==> flow/design.v <==
`timescale 1ns / 1ps
module compl_mul(
   input logic clk_i, 
   input logic srst_i,
   input logic signed [17:0]data_a_i_i,   
   input logic signed [17:0]data_a_q_i,   
   input logic signed [17:0]data_b_i_i,   
   input logic signed [17:0]data_b_q_i,   
   output  logic signed  [36:0]data_i_o,    
   output  logic signed [36:0]data_q_o     
   );
   logic signed [35:0] prod_ii, prod_iq, prod_qi, prod_qq;
   assign prod_ii = data_a_i_i * data_b_i_i;
   assign prod_qq = data_a_q_i * data_b_q_i;
   assign prod_iq = data_a_i_i * data_b_q_i;
   assign prod_qi = data_a_q_i * data_b_i_i;
   always_ff@(posedge clk_i) begin
       if(srst_i)begin
           data_i_o<=0;
           data_q_o<=0;
       end
       else begin
           data_i_o<=prod_ii-prod_qq;
           data_q_o<=prod_iq+prod_qi;
       end
   end
endmodule
; ---- Step by step through the tools: compl_mul
; Module compl_mul before and after one edit of its RTL, step after step.
; "orig" refers to lines of the RTL above, "edited" to lines of the edited file.
; "change" is "edited" less "orig", of the values as shown; "rel_change_pct" is that difference over "orig", in percent.
; Operators carry their Yosys type and port widths (W data, S select, Z words).
; Library cell names are shortened.
; A cell with - has no value.
[setup]
design = compl_mul
clock_port = clk_i
library = sky130hd
pvt_corner = tt_025C_1v80

; ---- The edit
; Unified diff, file above to edited file.
; The edited RTL no longer does the same as the RTL above: the edit was made by script, with no optimisation intended.
; begin of diff
@@ -16,9 +16,5 @@
    assign prod_qi = data_a_q_i * data_b_i_i;
    always_ff@(posedge clk_i) begin
-       if(srst_i)begin
-           data_i_o<=0;
-           data_q_o<=0;
-       end
-       else begin
+       begin
            data_i_o<=prod_ii-prod_qq;
            data_q_o<=prod_iq+prod_qi;
; end of diff

; ---- Word-level counts
; Counts by Yosys on the flattened word-level netlist (proc, flatten, opt, wreduce; memories kept). Register bits leave out memories and registers merged into their read ports (data or address); mux counts leave out enables and synchronous resets folded into registers. Print and check cells are left out. Cells with the same type and inputs are merged into one.
[bits]
columns = element, orig, edited, change, rel_change_pct
row1 = regBits, 74, 74, 0, 0.00
row2 = in_bits, 74, 74, 0, 0.00
row3 = output_inout_bits, 74, 74, 0, 0.00
row4 = elab_cells, 8, 8, 0, 0.00
[op_classes]
columns = element, orig, edited, change, rel_change_pct
row1 = addsub, 2, 2, 0, 0.00
row2 = n_mul, 4, 4, 0, 0.00
; Operator kinds equal on both sides are left out: 3.

; ---- Depth
; Yosys ltp: most cells in a row. Word level: on the elaborated netlist, between registers, memories and ports. Mapped: between sequential cells and ports; inverters and the memories' decode and read muxes count.
[logic_depth]
columns = element, orig, edited, change, rel_change_pct
row1 = word_depth, 2, 2, 0, 0.00
row2 = ABC_AREA, 0, 0, -, -
row3 = depth_mapped, 30, 30, 0, 0.00

; ---- Mapped cells and area
; The flow's flattened synthesis, as Yosys stat reports it; memories are mapped. The netlist is that of the ABC_AREA named above (0 if unset); the other value can give another one.
[synth_totals]
columns = element, orig, edited, change, rel_change_pct
row1 = mapped_cells, 5407, 5334, -73, -1.35
row2 = synth_area_um2, 50933.8, 50663.6, -270.2, -0.53
row3 = ff_cells, 74, 74, 0, 0.00
row4 = n_buf, 281, 278, -3, -1.07
[types]
columns = cell, orig, edited, change, rel_change_pct
row1 = nor2_1, 122, 77, -45, -36.89
row2 = xnor2_1, 70, 90, 20, 28.57
row3 = xor2_1, 29, 18, -11, -37.93
row4 = nor2b_1, 16, 5, -11, -68.75
row5 = nand2_1, 700, 690, -10, -1.43
row6 = o21ai_0, 32, 22, -10, -31.25
row7 = o21ai_1, 2, 11, 9, 450.00
row8 = a21o_1, 30, 22, -8, -26.67
row9 = inv_1, 1493, 1487, -6, -0.40
row10 = clkbuf_1, 279, 274, -5, -1.79
row11 = a21oi_1, 53, 48, -5, -9.43
row12 = o21a_1, 7, 11, 4, 57.14
row13 = nand4_1, 2, 6, 4, 200.00
row14 = nand3_1, 13, 10, -3, -23.08
row15 = a211oi_1, 11, 8, -3, -27.27
row16 = nor3b_1, 5, 2, -3, -60.00
row17 = o211ai_1, 2, 5, 3, 150.00
row18 = a21oi_2, 1, 4, 3, 300.00
; Cell types equal on both sides are left out: 9.
; Not every row of either side is listed.

; ---- Path before layout
; OpenSTA on the mapped netlist: ideal clock, no wires. The path of least setup slack (recovery checks aside). Input and output delay are each 20% of the period. Register names are those of the netlist, which keeps one name where synthesis merged equal registers.
[synth_path]
columns = element, orig, edited, change, rel_change_pct
row1 = kind, input to register, input to register, -, -
row2 = from, in data_a_q_i[17], in data_a_q_i[17], -, -
row3 = to, reg data_q_o[33], reg data_i_o[33], -, -
row4 = tclk_ns, 16.0, 16.0, 0.0, 0.00
row5 = in_delay_ns, 3.200, 3.200, 0.000, 0.00
row6 = t_arrival_ns, 10.177, 10.258, 0.081, 0.80
row7 = t_required_ns, 15.872, 15.858, -0.014, -0.09
row8 = setup_slack_ns, 5.696, 5.600, -0.096, -
row9 = path_delay_ns, 7.105, 7.200, 0.095, 1.34
row10 = path_stages, 24, 25, 1, 4.17
row11 = period_less_setup_slack_ns, 10.304, 10.4, 0.096, 0.93
; "path_delay_ns" = arrival - input delay + setup time.
; "path_stages": output pins that drive a net of the path, with the launching flip-flop's if there is one; two outputs of one cell count as two.
; "period_less_setup_slack_ns" is the clock period less the worst setup slack; recovery checks do not enter. This is arithmetic on one report: input and output delays are still those of the set period (20% each).
; The rows between start and end are the longest chain of elaborated cells between them; the timing report does not say that the signal goes this way. Where chains are equally long, one stands for them.
; A line is the first line of the expression or statement that the cell stems from. Yosys adds cells for indexed reads and writes and turns some case tables into memories.
[synth_between_orig]
path_cell_list = clkbuf_1 -> clkbuf_1 -> nand2_1 -> fa_1 -> fa_1 -> inv_1 -> fa_1 -> fa_1 -> fa_1 -> fa_1 -> fa_1 -> inv_1 -> fa_1 -> inv_1 -> ha_1 -> o21ai_0 -> nand2b_1 -> o41a_1 -> a221o_1 -> a41oi_4 -> o211ai_2 -> o31ai_2 -> xor2_1 -> nor2_1
elab_chain_len = 2
[synth_rtl_orig]
columns = element, line_no
row1 = start: declaration, 6  ; input logic signed [17:0]data_a_q_i,
row2 = $mul A18 B18 Y36, 16  ; assign prod_qi = data_a_q_i * data_b_i_i;
row3 = $add A36 B36 Y37, 24  ; data_q_o<=prod_iq+prod_qi;
row4 = end: assignment, 20  ; data_q_o<=0;
row5 = end: assignment, 24
row6 = end: declaration, 10  ; output  logic signed [36:0]data_q_o
[synth_between_edited]
path_cell_list = clkbuf_1 -> clkbuf_1 -> nand2_1 -> inv_1 -> fa_1 -> fa_1 -> inv_1 -> fa_1 -> fa_1 -> fa_1 -> fa_1 -> fa_1 -> inv_1 -> fa_1 -> inv_1 -> ha_1 -> clkbuf_1 -> and3_1 -> o21a_1 -> a311o_1 -> or3_1 -> o2111ai_1 -> nand3_1 -> o2111ai_1 -> o311ai_1
elab_chain_len = 2
[synth_rtl_edited]
columns = element, line_no
row1 = start: declaration, 6  ; input logic signed [17:0]data_a_q_i,
row2 = $mul A18 B18 Y36, 14  ; assign prod_qq = data_a_q_i * data_b_q_i;
row3 = $sub A36 B36 Y37, 19  ; data_i_o<=prod_ii-prod_qq;
row4 = end: assignment, 19
row5 = end: declaration, 9  ; output  logic signed  [36:0]data_i_o,

; ---- Timing after layout
; Path of least setup slack in the final report of each run of pair A (OpenROAD, finished layout, wires in). Where an end is a register, its clock arrival counts in the times.
[layout_path]
columns = element, orig, edited, change, rel_change_pct
row1 = kind, input to register, input to register, -, -
row2 = from, in data_b_q_i[5], in data_b_i_i[11], -, -
row3 = to, reg data_i_o[32], reg data_q_o[35], -, -
row4 = tclk_ns, 11.8, 11.8, 0.0, 0.00
row5 = in_delay_ns, 2.36, 2.36, 0.00, 0.00
row6 = t_arrival_ns, 10.92, 10.97, 0.05, 0.46
row7 = t_required_ns, 12.10, 12.17, 0.07, 0.58
row8 = setup_slack_ns, 1.18, 1.20, 0.02, -
row9 = path_stages, 24, 25, 1, 4.17
; The rows between start and end are the longest chain of elaborated cells between them; the timing report does not say that the signal goes this way. Where chains are equally long, one stands for them.
[layout_between_orig]
path_cell_list = clkdlybuf4s50_1 -> buf_4 -> nand2_1 -> fa_1 -> fa_1 -> inv_1 -> fa_1 -> inv_1 -> fa_1 -> fa_1 -> fa_1 -> fa_1 -> inv_1 -> fa_1 -> inv_1 -> ha_1 -> a211o_1 -> nor4b_2 -> o21ai_1 -> o21ai_0 -> a21oi_1 -> o21ai_0 -> nor3b_1 -> nor3_1
elab_chain_len = 2
[layout_rtl_orig]
columns = element, line_no
row1 = start: declaration, 8  ; input logic signed [17:0]data_b_q_i,
row2 = $mul A18 B18 Y36, 14  ; assign prod_qq = data_a_q_i * data_b_q_i;
row3 = $sub A36 B36 Y37, 23  ; data_i_o<=prod_ii-prod_qq;
row4 = end: assignment, 19  ; data_i_o<=0;
row5 = end: assignment, 23
row6 = end: declaration, 9  ; output  logic signed  [36:0]data_i_o,
[layout_between_edited]
path_cell_list = clkdlybuf4s50_1 -> nand2_1 -> fa_1 -> inv_1 -> fa_1 -> inv_1 -> fa_1 -> inv_1 -> fa_1 -> fa_1 -> fa_1 -> fa_1 -> inv_1 -> fa_1 -> inv_1 -> ha_1 -> a21oi_1 -> o211ai_1 -> a211oi_1 -> o21ai_1 -> a41oi_2 -> or2_1 -> a311oi_1 -> a211oi_1 -> xnor2_1
elab_chain_len = 2
[layout_rtl_edited]
columns = element, line_no
row1 = start: declaration, 7  ; input logic signed [17:0]data_b_i_i,
row2 = $mul A18 B18 Y36, 16  ; assign prod_qi = data_a_q_i * data_b_i_i;
row3 = $add A36 B36 Y37, 20  ; data_q_o<=prod_iq+prod_qi;
row4 = end: assignment, 20
row5 = end: declaration, 10  ; output  logic signed [36:0]data_q_o

; ---- Flow runs
; Both versions went through the flow (Yosys, OpenROAD) with the same settings in each pair. Constraints: input delay and output delay 20% of the set period each, output load 0.01 pF.
[flow_settings_pair_A]
CORE_UTILIZATION = 40
period_ns = 11.8
CAP_MARGIN = 20
CORE_MARGIN = 2
SLEW_MARGIN = 20
[results_pair_A]
columns = element, orig, edited, change, rel_change_pct
row1 = synthesis_area_um2, 50933.8, 50663.6, -270.2, -0.53
row2 = design_die_area_um2, 130206.0, 129521.0, -685.0, -0.53
row3 = finalCellArea_um2, 54599.9, 54375.9, -224.0, -0.41
row4 = fin_ws_ns, 1.183, 1.197, 0.014, -
row5 = total_negative_slack_ns, 0.000, 0.000, 0.000, -
row6 = final_hold_ws_ns, 2.307, 3.162, 0.855, -
[flow_settings_pair_B]
ABC_AREA = 0
CAP_MARGIN = 10
CORE_ASPECT_RATIO = 1.82
CORE_UTILIZATION = 60
CTS_CLUSTER_DIAMETER = 35
GPL_ROUTABILITY_DRIVEN = 1
MAX_ROUTING_LAYER = met4
PLACE_DENSITY_LB_ADDON = 0.14
period_ns = 11.2
CORE_MARGIN = 2
SLEW_MARGIN = 20
[results_pair_B]
columns = element, orig, edited, change, rel_change_pct
row1 = synthesis_area_um2, 50933.8, 50663.6, -270.2, -0.53
row2 = design_die_area_um2, 87342.4, 86884.8, -457.6, -0.52
row3 = finalCellArea_um2, 54148.2, 53791.6, -356.6, -0.66
row4 = fin_ws_ns, 0.971, 0.947, -0.024, -
row5 = total_negative_slack_ns, 0.000, 0.000, 0.000, -
row6 = final_hold_ws_ns, 2.341, 3.171, 0.830, -
